==> flow/design.v <==
module cla_adder(input c_in, input [3:0] A, B, output [3:0] Output, output c_out);
wire [3:0] prop,gen,carry;
assign carry[0]=c_in;
assign gen[0]=A[0]&B[0];
assign prop[0]=A[0]|B[0];
assign carry[1]=(carry[0]&prop[0])|gen[0];
assign Output[0]=A[0]^B[0]^carry[0];
assign gen[1]=A[1]&B[1];
assign prop[1]=A[1]|B[1];
assign carry[2]=(carry[1]&prop[1])|gen[1];
assign Output[1]=A[1]^B[1]^carry[1];
assign gen[2]=A[2]&B[2];
assign prop[2]=A[2]|B[2];
assign carry[3]=(carry[2]&prop[2])|gen[2];
assign Output[2]=A[2]^B[2]^carry[2];
assign gen[3]=A[3]&B[3];
assign prop[3]=A[3]|B[3];
assign c_out=(carry[3]&prop[3])|gen[3];
assign Output[3]=A[3]^B[3]^carry[3];
endmodule
module ones_compliment (
    input [7:0] A,  
    output [7:0] Output
   );
assign Output[0]=A[0]^1;
assign Output[1]=A[1]^1;
assign Output[2]=A[2]^1;
assign Output[3]=A[3]^1;
assign Output[4]=A[4]^1;
assign Output[5]=A[5]^1;
assign Output[6]=A[6]^1;
assign Output[7]=A[7]^1;
endmodule
module twos_compliment (
    input [7:0] A,   
    output [7:0] Output  
   );
wire c_out,c_out2;
wire [7:0] temp_value;
ones_compliment COMPLIMENT1(.A(A),.Output(temp_value));
cla_adder ADDER1(.c_in(1'b0), .A(temp_value[3:0]), .B(4'd1), .Output(Output[3:0]), .c_out(c_out));
cla_adder ADDER2(.c_in(1'b0), .A(temp_value[7:4]), .B({3'd0,c_out}), .Output(Output[7:4]), .c_out(c_out2));
endmodule
module ripple_cla( input c_in, input [7:0] A, B, output [7:0] Output, output c_out);
wire temp_c;
wire [7:0] D;
assign D[0]=B[0]^c_in;
assign D[1]=B[1]^c_in;
assign D[2]=B[2]^c_in;
assign D[3]=B[3]^c_in;
assign D[4]=B[4]^c_in;
assign D[5]=B[5]^c_in;
assign D[6]=B[6]^c_in;
assign D[7]=B[7]^c_in;
cla_adder CLA1(.c_in(c_in),.c_out(temp_c),.A(A[3:0]),.B(D[3:0]),.Output(Output[3:0]));
cla_adder CLA2(.c_in(temp_c),.c_out(c_out),.A(A[7:4]),.B(D[7:4]),.Output(Output[7:4]));
endmodule
module ripple_cla16(input c_in, input [15:0] A, B, output [15:0] Output, output c_out);
wire temp1_c,temp2_c,temp3_c;
wire [15:0] D;
assign D[0]=B[0]^c_in;
assign D[1]=B[1]^c_in;
assign D[2]=B[2]^c_in;
assign D[3]=B[3]^c_in;
assign D[4]=B[4]^c_in;
assign D[5]=B[5]^c_in;
assign D[6]=B[6]^c_in;
assign D[7]=B[7]^c_in;
assign D[8]=B[8]^c_in;
assign D[9]=B[9]^c_in;
assign D[10]=B[10]^c_in;
assign D[11]=B[11]^c_in;
assign D[12]=B[12]^c_in;
assign D[13]=B[13]^c_in;
assign D[14]=B[14]^c_in;
assign D[15]=B[15]^c_in;
cla_adder CLA1(.c_in(c_in),.c_out(temp1_c),.A(A[3:0]),.B(D[3:0]),.Output(Output[3:0]));
cla_adder CLA2(.c_in(temp1_c),.c_out(temp2_c),.A(A[7:4]),.B(D[7:4]),.Output(Output[7:4]));
cla_adder CLA3(.c_in(temp2_c),.c_out(temp3_c),.A(A[11:8]),.B(D[11:8]),.Output(Output[11:8]));
cla_adder CLA4(.c_in(temp3_c),.c_out(c_out),.A(A[15:12]),.B(D[15:12]),.Output(Output[15:12]));
endmodule
module booth_multiplier (
	input clk,  
	input en,  
	input [7:0] A,B,
	output [15:0] Output
);
reg [15:0] posA, negA;
reg [7:0] tempB;
wire [7:0] compA;
reg prev;
wire c_out1, c_out2;
wire [15:0] posOutput, negOutput;
reg [15:0] temp_Output;
function [7:0] sign;  
  input [7:0] A;
  input [7:0] B;
  if(A[7]==B[7])
    sign=0;
  else
    sign=1;
endfunction
function [7:0] absolute_value;  
  input [7:0] input_value;
  if(input_value>8'd127)
    absolute_value=9'd256-input_value;
  else
    absolute_value=input_value;
endfunction
assign Output=(sign(A,B)==1)?(17'd65536-temp_Output):temp_Output;
always @(posedge clk)
begin
  if(en==1)
  begin
    if(tempB[0]==1 & prev==0)
      temp_Output<=posOutput;
    else if(tempB[0]==0 & prev==1)
      temp_Output<=negOutput;
    prev<=tempB[0];
    posA<=(posA<<1);  
    negA<=(negA<<1);  
    tempB<=(tempB>>1);  
  end
  else
    begin
      posA<={8'd0,absolute_value(A)};
      negA<={8'b11111111,compA};
      tempB<=absolute_value(B);
      prev<=1'b0;
      temp_Output<=16'd0;
    end
end
twos_compliment COMPLIMENT1(.A(absolute_value(A)), .Output(compA));
ripple_cla16 CLA1(.c_in(1'b0), .A(temp_Output), .B(negA), .Output(posOutput), .c_out(c_out1));
ripple_cla16 CLA2(.c_in(1'b0), .A(temp_Output), .B(posA), .Output(negOutput), .c_out(c_out2));
endmodule
module display_module (
	input clk,  
	input rst,  
  	input [6:0] b1,b2,b3,b4,  
  	output output_o1,output_o2,output_o3,output_o4,
  	output [0:6] output_bcd
);
reg o1,o2,o3,o4;
reg [0:6] bcd;
reg [63:0] display_count; 
reg [63:0] count;  
assign output_o1=o1;
assign output_o2=o2;
assign output_o3=o3;
assign output_o4=o4;
assign output_bcd=bcd;
always @(posedge clk)
begin
	if(rst==1)
		count=0;
	else
		count=display_count+1;
	if(count%256<=60)
	begin
		o1<=1;
		o2<=1;
		o3<=1;
		o4<=0;
		bcd<=b4;
	end
	else if(count%256>60 & count%256<=120)
	begin
		o1<=1;
		o2<=1;
		o3<=0;
		o4<=1;
		bcd<=b3;
	end
	else if(count%256>120 & count%256<=180 )
	begin
		o1<=1;
		o2<=0;
		o3<=1;
		o4<=1;
		bcd<=b2;
	end
	else if(count%256>180 & count%256<=240 )
	begin
		o1<=0;
		o2<=1;
		o3<=1;
		o4<=1;
		bcd<=b1;
	end
	else if(count==240)
	begin
		count=0;
	end
	display_count<=count;
end
endmodule
module alu(input read,write,dig1,dig2,dig3,dig4,rst,clk,rev,exec,sign, output o1,o2,o3,o4, output [0:6] bcd);
localparam RESET=4'd0;
localparam IDLE=4'd1;
localparam ADDRESS=4'd2;
localparam DISPLAY=4'd3;
localparam WRITE=4'd4;
localparam EXECUTE=4'd5;
localparam DEBOUNCER_CONSTANT=32'b0111_1111_1111_1111_1111_1111_1111_1111;
localparam DEBOUNCER_CLOCK=10;
localparam OPERATOR=4'd1;
localparam OPERAND1=4'd2;
localparam OPERAND2=4'd3;
localparam ADD=4'd0;
localparam SUB=4'd1;
localparam MUL=4'd2;
localparam DIV=4'd3;
reg [3:0] state, location_state;  
reg [3:0] location_state_q;
reg [3:0] di1,di2,di3,di4,di5,add1,add2,add4;  
reg [3:0] di1_q,di2_q,di3_q,di4_q,di5_q,add1_q,add2_q,add4_q;
reg [6:0] b1,b2,b3,b4;  
reg [6:0] b1_q,b2_q,b3_q,b4_q;
reg [63:0] main_count; 
reg [63:0] main_count_q;
reg [31:0] debouncer4,debouncer3,debouncer2,debouncer1;  
reg [31:0] debouncer4_q,debouncer3_q,debouncer2_q,debouncer1_q;
reg [7:0] value, address;  
reg [7:0] value_q, address_q;
reg [31:0] temp_register;  
reg [31:0] temp_register_q;
reg mem_we;  
reg [31:0] mem_wdata;  
reg [31:0] memory[0:31];  
reg [7:0] temp_value,temp_display1,temp_display2;  
reg idle,address_read,mul_en;  
reg address_read_q,mul_en_q;
reg sign_1, sign_2; 
reg sign_1_q, sign_2_q;
wire temp_c_sub,temp_c_add;  
wire [7:0] add_output,sub_output;  
wire [15:0] mul_output, div_output;
function [6:0] bcd_number;  
	input reg [3:0] d;
	case (d)
		4'd0:bcd_number=7'b0000001;
		4'd1:bcd_number=7'b1001111;
		4'd2:bcd_number=7'b0010010;
		4'd3:bcd_number=7'b0000110;
		4'd4:bcd_number=7'b1001100;
		4'd5:bcd_number=7'b0100100;
		4'd6:bcd_number=7'b0100000;
		4'd7:bcd_number=7'b0001111;
		4'd8:bcd_number=7'b0000000;
		4'd9:bcd_number=7'b0001100;
		4'd10:bcd_number=7'b0001000;
		4'd11:bcd_number=7'b1100000;
		4'd12:bcd_number=7'b0110001;
		4'd13:bcd_number=7'b1000010;
		4'd14:bcd_number=7'b0110000;
		4'd15:bcd_number=7'b0111000;
		default:bcd_number=7'b1111111;
	endcase
endfunction
function [6:0] bcd_operator;  
	input reg [3:0] d;
	case (d)
		ADD:bcd_operator=7'b0001000;
		SUB:bcd_operator=7'b0100100;
		MUL:bcd_operator=7'b0011000;
		DIV:bcd_operator=7'b1000010;
		default:bcd_operator=7'b1111111;
	endcase
endfunction
function [7:0] absolute_value;  
	input [7:0] input_value;
	if(input_value>8'd127)
		absolute_value=9'd256-input_value;
	else
		absolute_value=input_value;
endfunction
always @(*)
begin
	if (rst==1)
		state=RESET;
	else if(idle==1)
		state=IDLE;
	else if(address_read_q==1 & exec==1)
		state=EXECUTE;
	else if(address_read_q==1 & read==1)
		state=DISPLAY;
	else if (address_read_q==1 & write==1)
		state=WRITE;
	else if (read==1 | write==1 | exec==1)
		state=ADDRESS;
	else
		state=IDLE;
end
always @(posedge clk)
begin
	if(read==1 | write==1 | rst==1 | exec==1)
		idle<=0;
	else
		idle<=1;
end
always @(*)
begin
	mul_en=mul_en_q;address_read=address_read_q;
	location_state=location_state_q;
	address=address_q;value=value_q;
	di1=di1_q;di2=di2_q;di3=di3_q;di4=di4_q;di5=di5_q;add1=add1_q;add2=add2_q;add4=add4_q;
	b1=b1_q;b2=b2_q;b3=b3_q;b4=b4_q;
	main_count=main_count_q;
	debouncer1=debouncer1_q;debouncer2=debouncer2_q;debouncer3=debouncer3_q;debouncer4=debouncer4_q;
	temp_register=temp_register_q;
	sign_1=sign_1_q;sign_2=sign_2_q;
	temp_value=0;temp_display1=0;temp_display2=0;
	mem_we=0;mem_wdata=0;
	case(state)
		RESET:
			begin
				mul_en=0;address_read=0;
				location_state=RESET;
				address=0;value=0;  
				main_count=0;temp_register=0;sign_1=1;sign_2=1;
				debouncer1=0;debouncer2=0;debouncer3=0;debouncer4=0;
				di1=0;di2=0;di3=0;di4=0;di5=0;add1=0;add2=0;add4=0;  
				b4=7'b0110001;	 
				b3=7'b1110001;	 
				b2=7'b0110000;	 
				b1=7'b1101010;	 
			end
		IDLE:
			begin
				mul_en=0;address_read=0;
				location_state=RESET;
				b4=7'b1001111;	 
				b3=7'b1000010;	 
				b2=7'b1110001;	 
				b1=7'b0110000;	 
			end
		ADDRESS:
			begin
				main_count=main_count+1;
				if(main_count==DEBOUNCER_CLOCK)
				begin
					debouncer1=(debouncer1<<1)+dig1;
					debouncer2=(debouncer2<<1)+dig2;
					debouncer4=(debouncer4<<1)+dig4;
					if(debouncer4==DEBOUNCER_CONSTANT)
					begin
						address_read=1;
						address={add2,add1};  
					end
					else
					begin
						if(debouncer1==DEBOUNCER_CONSTANT)
						begin
							if(rev==0) 
								add1=(add1+1)%16;
							else
								add1=(add1-1)%16;
						end
						if(debouncer2==DEBOUNCER_CONSTANT)
						begin
							if(rev==0) 
								add2=(add2+1)%2;
							else
								add2=(add2-1)%2;
						end
					end
					main_count=0;
					b4=7'b0001000;	 
					b3=7'b1000010;	 
					b2=bcd_number(add2);
					b1=bcd_number(add1);
				end
			end
		EXECUTE:
			begin
				temp_register=memory[address_q];
				case(temp_register[3:0])
					ADD:
						begin
							temp_value=absolute_value(add_output);
							if(temp_register[15]==0 & temp_register[23]==0 & add_output[7]==1)
							begin
								b3=7'b1111111; 
								b2=7'b1111111; 
								b1=7'b1100010;  
							end
							else if(temp_register[15]==1 & temp_register[23]==1 & add_output[7]==0)
							begin
								b3=7'b1111111; 
								b2=7'b1111111; 
								b1=7'b1100011;  
							end
							else
							begin
								if(temp_value!=add_output)
									b3=7'b1111110;  
								else
									b3=7'b1111111; 
								b4=7'b1110110;  
								b2=bcd_number(temp_value[7:4]);
								b1=bcd_number(temp_value[3:0]);
							end
						end
					SUB:
						begin
							temp_value=absolute_value(sub_output);
							if(temp_register[15]==0 & temp_register[23]==1 & sub_output[7]==1)
							begin
								b3=7'b1111111; 
								b2=7'b1111111; 
								b1=7'b1100010;  
							end
							else if(temp_register[15]==1 & temp_register[23]==0 & sub_output[7]==0)
							begin
								b3=7'b1111111; 
								b2=7'b1111111; 
								b1=7'b1100011;  
							end
							else
							begin
								if(temp_value!=sub_output)
									b3=7'b1111110;  
								else
									b3=7'b1111111; 
								b4=7'b1110110;  
								b2=bcd_number(temp_value[7:4]);
								b1=bcd_number(temp_value[3:0]);
							end
						end
					MUL:
						begin
							mul_en=1;
							b4=bcd_number(mul_output[15:12]);
							b3=bcd_number(mul_output[11:8]);
							b2=bcd_number(mul_output[7:4]);
							b1=bcd_number(mul_output[3:0]);
						end
					DIV:
						begin
							b2=bcd_number(div_output[7:4]);
							b1=bcd_number(div_output[3:0]);
						end
					default:
						begin
							b4=7'b1110110;  
							b2=7'b1111110;  
							b1=7'b1111110;  
						end
				endcase
			end
		WRITE:
			begin
				main_count=main_count+1;
				if(main_count==DEBOUNCER_CLOCK)
				begin
					debouncer1=(debouncer1<<1)+dig1;
					debouncer2=(debouncer2<<1)+dig2;
					debouncer3=(debouncer3<<1)+dig3;
					debouncer4=(debouncer4<<1)+dig4;
					if(location_state==RESET)
						location_state=OPERATOR;
					if(debouncer4==DEBOUNCER_CONSTANT)
					begin
						location_state=location_state+1;
						if(location_state>=4)
						begin
							if(sign_1==0)
								temp_display1 = 9'd256-{di3,di2};
							else
								temp_display1={di3,di2};
							if(sign_2==0)
								temp_display2 = 9'd256-{di5,di4};
							else
								temp_display2={di5,di4};
							mem_we=1;
							mem_wdata={8'd0,temp_display2,temp_display1,4'd0,di1};
							address_read=0;
							location_state=RESET;
						end
					end
					else
					begin
						if (location_state==OPERATOR)
						begin
							if(debouncer1==DEBOUNCER_CONSTANT)
							begin
								if(rev==0) 
									di1=(di1+1)%4;
								else
									di1=(di1-1)%4;
							end
						end
						else if(location_state==OPERAND1)
						begin
							sign_1=sign;
							if(debouncer1==DEBOUNCER_CONSTANT)
							begin
								if(rev==0) 
									di2=(di2+1)%16;
								else
									di2=(di2-1)%16;
							end
							if(debouncer2==DEBOUNCER_CONSTANT)
							begin
								sign_1=sign;
								if(rev==0) 
									di3=(di3+1)%8;
								else
									di3=(di3-1)%8;
							end
						end
						else if(location_state==OPERAND2)
						begin
							if(debouncer1==DEBOUNCER_CONSTANT)
							begin
								sign_2=sign;
								if(rev==0) 
									di4=(di4+1)%16;
								else
									di4=(di4-1)%16;
							end
							if(debouncer2==DEBOUNCER_CONSTANT)
							begin
								sign_2=sign;
								if(rev==0) 
									di5=(di5+1)%8;
								else
									di5=(di5-1)%8;
							end
						end
					end
					main_count=0;
					if(location_state==OPERATOR)
					begin
						b4=7'b1100010;  
						b3=7'b0011000;  
						b2=7'b1111111; 
						b1=bcd_operator(di1);
					end
					else if (location_state==OPERAND1)
					begin
						b4=7'b1001111;  
						if(sign)
							b3=7'b1111111;  
						else
							b3=7'b1111110;  
						b2=bcd_number(di3);
						b1=bcd_number(di2);
					end
					else if (location_state==OPERAND2)
					begin
						b4=7'b0010010;  
						if(sign)
							b3=7'b1111111;  
						else
							b3=7'b1111110;  
						b2=bcd_number(di5);
						b1=bcd_number(di4);
					end
					else
					begin
						b4=7'b1111110;  
						b3=7'b1111110;  
						b2=7'b1111110;  
						b1=7'b1111110;  
					end
				end
			end
		DISPLAY:
			begin
				main_count=main_count+1;
				if(main_count==DEBOUNCER_CLOCK)
				begin
					debouncer1=(debouncer1<<1)+dig1;
					debouncer2=(debouncer2<<1)+dig2;
					debouncer3=(debouncer3<<1)+dig3;
					debouncer4=(debouncer4<<1)+dig4;
					if(debouncer4==DEBOUNCER_CONSTANT)
					begin
						address_read=0;
						location_state=RESET;
					end
					else
					begin
						if(debouncer1==DEBOUNCER_CONSTANT)
							location_state=OPERATOR;
						if(debouncer2==DEBOUNCER_CONSTANT)
							location_state=OPERAND1;
						if(debouncer3==DEBOUNCER_CONSTANT)
							location_state=OPERAND2;
					end
					main_count=0;
					temp_register=memory[address_q];
					if(location_state==OPERATOR)
					begin
						b4=7'b1100010;  
						b3=7'b0011000;  
						b2=7'b1111111; 
						b1=bcd_operator(temp_register[3:0]);
					end
					else if (location_state==OPERAND1)
					begin
						temp_value=absolute_value(temp_register[15:8]);
						b4=7'b1001111;  
						if(temp_value!=temp_register[15:8])
							b3=7'b1111110;  
						else
							b3=7'b1111111; 
						b2=bcd_number(temp_value[7:4]);
						b1=bcd_number(temp_value[3:0]);
					end
					else if (location_state==OPERAND2)
					begin
						temp_value=absolute_value(temp_register[23:16]);
						b4=7'b0010010;  
						if(temp_value!=temp_register[23:16])
							b3=7'b1111110;  
						else
							b3=7'b1111111; 
						b2=bcd_number(temp_value[7:4]);
						b1=bcd_number(temp_value[3:0]);
					end
					else
					begin
						b4=7'b1000010;	 
						b3=7'b1001111;	 
						b2=7'b0100100;	 
						b1=7'b0011000;	 
					end
				end
			end
	endcase
end
always @(posedge clk)
begin
	mul_en_q<=mul_en;address_read_q<=address_read;
	location_state_q<=location_state;
	address_q<=address;value_q<=value;
	di1_q<=di1;di2_q<=di2;di3_q<=di3;di4_q<=di4;di5_q<=di5;add1_q<=add1;add2_q<=add2;add4_q<=add4;
	b1_q<=b1;b2_q<=b2;b3_q<=b3;b4_q<=b4;
	main_count_q<=main_count;
	debouncer1_q<=debouncer1;debouncer2_q<=debouncer2;debouncer3_q<=debouncer3;debouncer4_q<=debouncer4;
	temp_register_q<=temp_register;
	sign_1_q<=sign_1;sign_2_q<=sign_2;
	if(mem_we)
		memory[address_q]<=mem_wdata;
end
assign div_output=16'd0;
ripple_cla RIPPLE_CLA1(.c_in(1'b0), .c_out(temp_c_add), .A(temp_register_q[15:8]), .B(temp_register_q[23:16]), .Output(add_output));
ripple_cla RIPPLE_CLA2(.c_in(1'b1), .c_out(temp_c_sub), .A(temp_register_q[15:8]), .B(temp_register_q[23:16]), .Output(sub_output));
booth_multiplier BOOTH(.clk(clk), .A(temp_register_q[15:8]), .B(temp_register_q[23:16]), .en(mul_en_q), .Output(mul_output));
display_module DISPLAY1(.clk(clk), .rst(rst), .b1(b1_q), .b2(b2_q), .b3(b3_q), .b4(b4_q), .output_bcd(bcd), .output_o1(o1), .output_o2(o2), .output_o3(o3), .output_o4(o4));
endmodule
# Tool chain data of alu
# Tool output for the design above, in the order of the flow.
# Lines are those of the file above, counted from 1.
# Library cell names are shortened.
# The mark -- stands for no value.
[setup]
top_module = "alu"
clock_port = "clk"
lib = "sky130hd"
lib_corner = "tt_025C_1v80"

# After elaboration
# Yosys after proc, flatten, opt, wreduce and memory -nomap, before mapping. Print and check cells are not counted.
# Memory sizes are those after Yosys's memory passes, which may raise the word count (mostly to a power of two), join words into wider ones and drop unused or constant bits.
[word_totals]
ramBits = 1024
wordCells = 749
n_memories = 21
rom_bits = 2240
clocked_rd_ports_x_width = 32
out_inout_bits = 11
in_bits = 11
ff_bits = 413
[mem_list]
columns = ["name", "size", "word_bits", "rd", "write_ports", "line", "text"]
rows = [
  ["memory", 32, 32, 1, 1, 230, "reg [31:0] memory[0:31];"],
  ["(no name shown)", 16, 7, 1, 0, 241, "case (d)"],
  ["(no name shown)", 16, 7, 1, 0, 241, ""],
  ["(no name shown)", 16, 7, 1, 0, 241, ""],
  ["(no name shown)", 16, 7, 1, 0, 241, ""],
  ["(no name shown)", 16, 7, 1, 0, 241, ""],
]
# Memories not listed: 15.
[op_classes]
n_logic = 312
addsub = 30
n_mux = 243
compare = 14
n_reduce_logical = 36
eq_ne = 54
[ops]
columns = ["op", "n"]
rows = [
  ["two-way mux 64 bit", 7],
  ["two-way mux 7 bit", 51],
  ["two-way mux 4 bit", 64],
  ["case mux 31 bit (select 2 bit)", 4],
  ["two-way mux 8 bit", 23],
  ["case mux 7 bit (select 6 bit)", 4],
  ["case mux 7 bit (select 4 bit)", 5],
  ["adder 32 x 1 -> 32 bit", 4],
  ["equality test 32 x 31 -> 1 bit with constant B", 4],
  ["adder 64 x 1 -> 64 bit with constant B", 2],
  ["case mux 64 bit (select 2 bit)", 1],
  ["two-way mux 31 bit", 4],
  ["two-way mux 24 bit", 5],
  ["AND 1 bit", 105],
  ["XOR 1 bit", 98],
  ["OR 1 bit", 86],
  ["case mux 24 bit (select 3 bit)", 1],
  ["subtractor 1 x 8 -> 8 bit with constant A", 8],
  ["equality test 64 x 4 -> 1 bit with constant B", 1],
  ["equality test 64 x 8 -> 1 bit with constant B", 1],
  ["greater-than comparator 8 x 7 -> 1 bit with constant B", 7],
  ["case mux 4 bit (select 2 bit)", 7],
  ["equality test 4 x 2 -> 1 bit with constant B", 12],
  ["two-way mux 16 bit", 3],
  ["two-way mux 1 bit", 41],
  ["inequality test 8 bit", 4],
  ["two-way mux 32 bit", 1],
  ["inequality test 2 bit with constant B", 14],
]
# Other operator kinds: 46; their cells: 122.

# Longest topological paths
# Longest topological path by Yosys (ltp), each cell counted once; first at word level (registers and memories cut), then after technology mapping (sequential cells cut; the memories' decode and read muxes count).
[depth]
ltp_word = 32
abc_area = 1
mapped_depth = 29
ltp_nobuf = 29

# Mapped cells and area
# Yosys stat after the flow's synthesis: flattened, memories mapped to cells. It holds for the ABC_AREA given above (unset counts as 0); a run with the other value may have another netlist.
# The area totals of this step are shown rounded.
[by_type]
columns = ["cell", "n"]
rows = [
  ["edfxtp_1", 920],
  ["nand2_1", 1022],
  ["nor2_1", 788],
  ["nand3_1", 416],
  ["inv_1", 549],
  ["o21ai_0", 381],
  ["ha_1", 124],
  ["dfxtp_1", 74],
  ["fa_1", 43],
  ["xor2_1", 91],
  ["o221ai_1", 77],
  ["a21oi_1", 125],
  ["nand4_1", 88],
  ["o211ai_1", 58],
  ["nor3_1", 81],
  ["buf_2", 73],
  ["clkbuf_1", 78],
  ["o31ai_1", 24],
]
# Other cell types: 39; their cells: 249.
[synth_totals]
stdcells = 5261
synth_area_um2 = 50000
flip_flops = 994
seqArea_um2 = 29000
n_buf = 194

# Timing after synthesis
# OpenSTA on the mapped netlist: ideal clock, no wires. The path of least setup slack (recovery checks aside). Input and output delay are each 20% of the period. Register names are those of the netlist, which keeps one name where synthesis merged equal registers.
[synth_path]
kind = "input-to-reg"
start = "in exec"
end = "reg debouncer1_q[0]"
path_slack_ns = -0.274
t_required_ns = 9.327
period_ns = 10.0
t_first_pin_ns = 2.000
arrival_ns = 9.600
stages = 7
setup_ns = 0.673
in_delay_ns = 2.000
path_delay_ns = 8.273
period_less_setup_slack_ns = 10.274
# "path_delay_ns" = arrival - input delay + setup time.
# "stages": output pins that drive a net of the path, with the launching flip-flop's if there is one; two outputs of one cell count as two.
# "period_less_setup_slack_ns" is the clock period less the worst setup slack; recovery checks do not enter. This is arithmetic on one report: input and output delays are still those of the set period (20% each).
# Between the ends stands the longest chain of elaborated cells between them, by number of cells; it is not shown to be the way that was timed. Of several equally long chains one is given.
# A line is the first line of the expression or statement that the cell stems from. Yosys adds cells for indexed reads and writes and turns some case tables into memories.
# The path ends at the enable pin of a flip-flop; only ways to that pin are counted.
[synth_via]
path_cell_list = "nor3_1 -> nor3_1 -> inv_1 -> nor2_1 -> nor2_1 -> clkbuf_1 -> o21ai_0"
elab_chain_len = 11
cone_cells = 16
lines_between = 7
cone_classes = "4 x eq/ne; 6 x mux; 2 x logic; 4 x reduce/logical"
[synth_rtl]
columns = ["element", "line", "text"]
rows = [
  ["from (decl)", 198, "module alu(input read,write,dig1,dig2,dig3,dig4,rst,clk,rev,exec,sign, output o1,o2,o3,o4, output [0:6] bcd);"],
  ["OR 1 bit", 290, "else if (read==1 | write==1 | exec==1)"],
  ["two-way mux 2 bit", 290, ""],
  ["two-way mux 3 bit", 288, "else if (address_read_q==1 & write==1)"],
  ["two-way mux 3 bit", 286, "else if(address_read_q==1 & read==1)"],
  ["two-way mux 3 bit", 284, "else if(address_read_q==1 & exec==1)"],
  ["two-way mux 3 bit", 282, "else if(idle==1)"],
  ["two-way mux 3 bit", 280, "if (rst==1)"],
  ["equality test 4 x 2 -> 1 bit", 315, "case(state)"],
  ["OR reduction 3 bit", "--", ""],
  ["inequality test 2 x 1 -> 1 bit", "--", ""],
  ["AND reduction 2 bit", "--", ""],
  ["to (assign)", 643, "debouncer1_q<=debouncer1;debouncer2_q<=debouncer2;debouncer3_q<=debouncer3;debouncer4_q<=debouncer4;"],
]

# Path in the finished layout
# From the final timing report of flow run A: the path of least setup slack in the routed layout; clock arrival at registers is part of the times.
[layout_path]
kind = "reg-to-reg"
start = "reg BOOTH.temp_Output[0]"
end = "reg BOOTH.temp_Output[15]"
t_required_ns = 12.85
stages = 20
path_slack_ns = 4.43
arrival_ns = 8.42
period_ns = 12.2
t_first_pin_ns = 0.72
setup_ns = 0.07
# Between the ends stands the longest chain of elaborated cells between them, by number of cells; it is not shown to be the way that was timed. Of several equally long chains one is given.
# At most two assigning lines are given for a register; there are more.
[layout_via]
path_cell_list = "dfxtp_1 -> ha_1 -> maj3_1 -> fa_1 -> fa_1 -> fa_1 -> fa_1 -> fa_1 -> fa_1 -> fa_1 -> fa_1 -> fa_1 -> fa_1 -> fa_1 -> fa_1 -> fa_1 -> xor2_1 -> o211ai_1 -> o21ai_0 -> a21oi_1"
elab_chain_len = 32
cone_cells = 61
lines_between = 8
cone_classes = "2 x mux; 59 x logic"
[layout_rtl]
columns = ["element", "line", "text"]
rows = [
  ["from (decl)", 94, "reg [15:0] temp_Output;"],
  ["from (assign)", 116, "temp_Output<=posOutput;"],
  ["from (assign)", 118, "temp_Output<=negOutput;"],
  ["AND 1 bit", 4, "assign gen[0]=A[0]&B[0];"],
  ["AND 1 bit", 10, "assign carry[2]=(carry[1]&prop[1])|gen[1];"],
  ["OR 1 bit", 10, ""],
  ["AND 1 bit", 14, "assign carry[3]=(carry[2]&prop[2])|gen[2];"],
  ["OR 1 bit", 14, ""],
  ["AND 1 bit", 18, "assign c_out=(carry[3]&prop[3])|gen[3];"],
  ["OR 1 bit", 18, ""],
  ["(+18 left out)", "--", ""],
  ["AND 1 bit", 10, ""],
  ["OR 1 bit", 10, ""],
  ["AND 1 bit", 14, ""],
  ["OR 1 bit", 14, ""],
  ["XOR 1 bit", 19, "assign Output[3]=A[3]^B[3]^carry[3];"],
  ["two-way mux 16 bit", 117, "else if(tempB[0]==0 & prev==1)"],
  ["two-way mux 16 bit", 115, "if(tempB[0]==1 & prev==0)"],
  ["to (assign)", 116, ""],
  ["to (assign)", 118, ""],
  ["to (decl)", 94, ""],
]

# Below are 3 stored runs of the flow (Yosys, OpenROAD; platform sky130hd) on alu, each with its settings and what was measured, unordered. Constraints: input delay and output delay 20% of the set period each, output load 0.01 pF.
# "period_less_ws_ns" means the clock period less the worst setup slack. The figure is calculated, with input and output delays left at 20% of the set period.
# "worst_path_ns" is the time allowed to the run's worst setup path (the clock period less input and output delay, where it has them) less its slack. Clock arrival times count: a late capture clock shortens it, a late launch clock lengthens it.
# Results are given in rounded form.

[[run]]
name = "flow run A"
[run.settings]
ABC_AREA = 1
CELL_PAD_IN_SITES_DETAIL_PLACEMENT = 1
CTS_CLUSTER_DIAMETER = 149
GPL_ROUTABILITY_DRIVEN = 1
GPL_TIMING_DRIVEN = 1
HOLD_SLACK_MARGIN = 0.01
MAX_ROUTING_LAYER = "met4"
MIN_ROUTING_LAYER = "met2"
PLACE_DENSITY_LB_ADDON = 0.19
TNS_END_PERCENT = 75
period_ns = 12.2
CAP_MARGIN = 20
CORE_MARGIN = 2
CORE_UTILIZATION = 40
SLEW_MARGIN = 20
[run.results]
worst_path_ns = 7.77
critical_path_type = "reg-to-reg"
synthArea_um2 = 50000
period_less_ws_ns = 7.771
final_die_area_um2 = 130000
hold_ws_ns = 0.43
worstSetupSlack_ns = 4.4
post_route_stdcell_area_um2 = 56000
finish.utilization_pct = 45

[[run]]
name = "flow run B"
[run.settings]
CORE_UTILIZATION = 45
period_ns = 8.99
CAP_MARGIN = 20
CORE_MARGIN = 2
SLEW_MARGIN = 20
[run.results]
worstSetupSlack_ns = 1.0
final_die_area_um2 = 110000
synthArea_um2 = 50000
post_route_stdcell_area_um2 = 55000
period_less_ws_ns = 7.959
worst_path_ns = 7.96
critical_path_type = "reg-to-reg"
hold_ws_ns = 0.43
finish.utilization_pct = 51

[[run]]
name = "flow run C"
[run.settings]
ABC_AREA = 1
CELL_PAD_IN_SITES_DETAIL_PLACEMENT = 1
CTS_CLUSTER_DIAMETER = 149
GPL_ROUTABILITY_DRIVEN = 0
GPL_TIMING_DRIVEN = 1
HOLD_SLACK_MARGIN = 0.01
MIN_ROUTING_LAYER = "met2"
PLACE_DENSITY_LB_ADDON = 0.19
TNS_END_PERCENT = 75
period_ns = 12.2
CAP_MARGIN = 20
CORE_MARGIN = 2
CORE_UTILIZATION = 40
SLEW_MARGIN = 20
[run.results]
finish.utilization_pct = 45
period_less_ws_ns = 7.774
final_die_area_um2 = 130000
worst_path_ns = 7.77
critical_path_type = "reg-to-reg"
worstSetupSlack_ns = 4.4
post_route_stdcell_area_um2 = 56000
synthArea_um2 = 50000
hold_ws_ns = 0.44
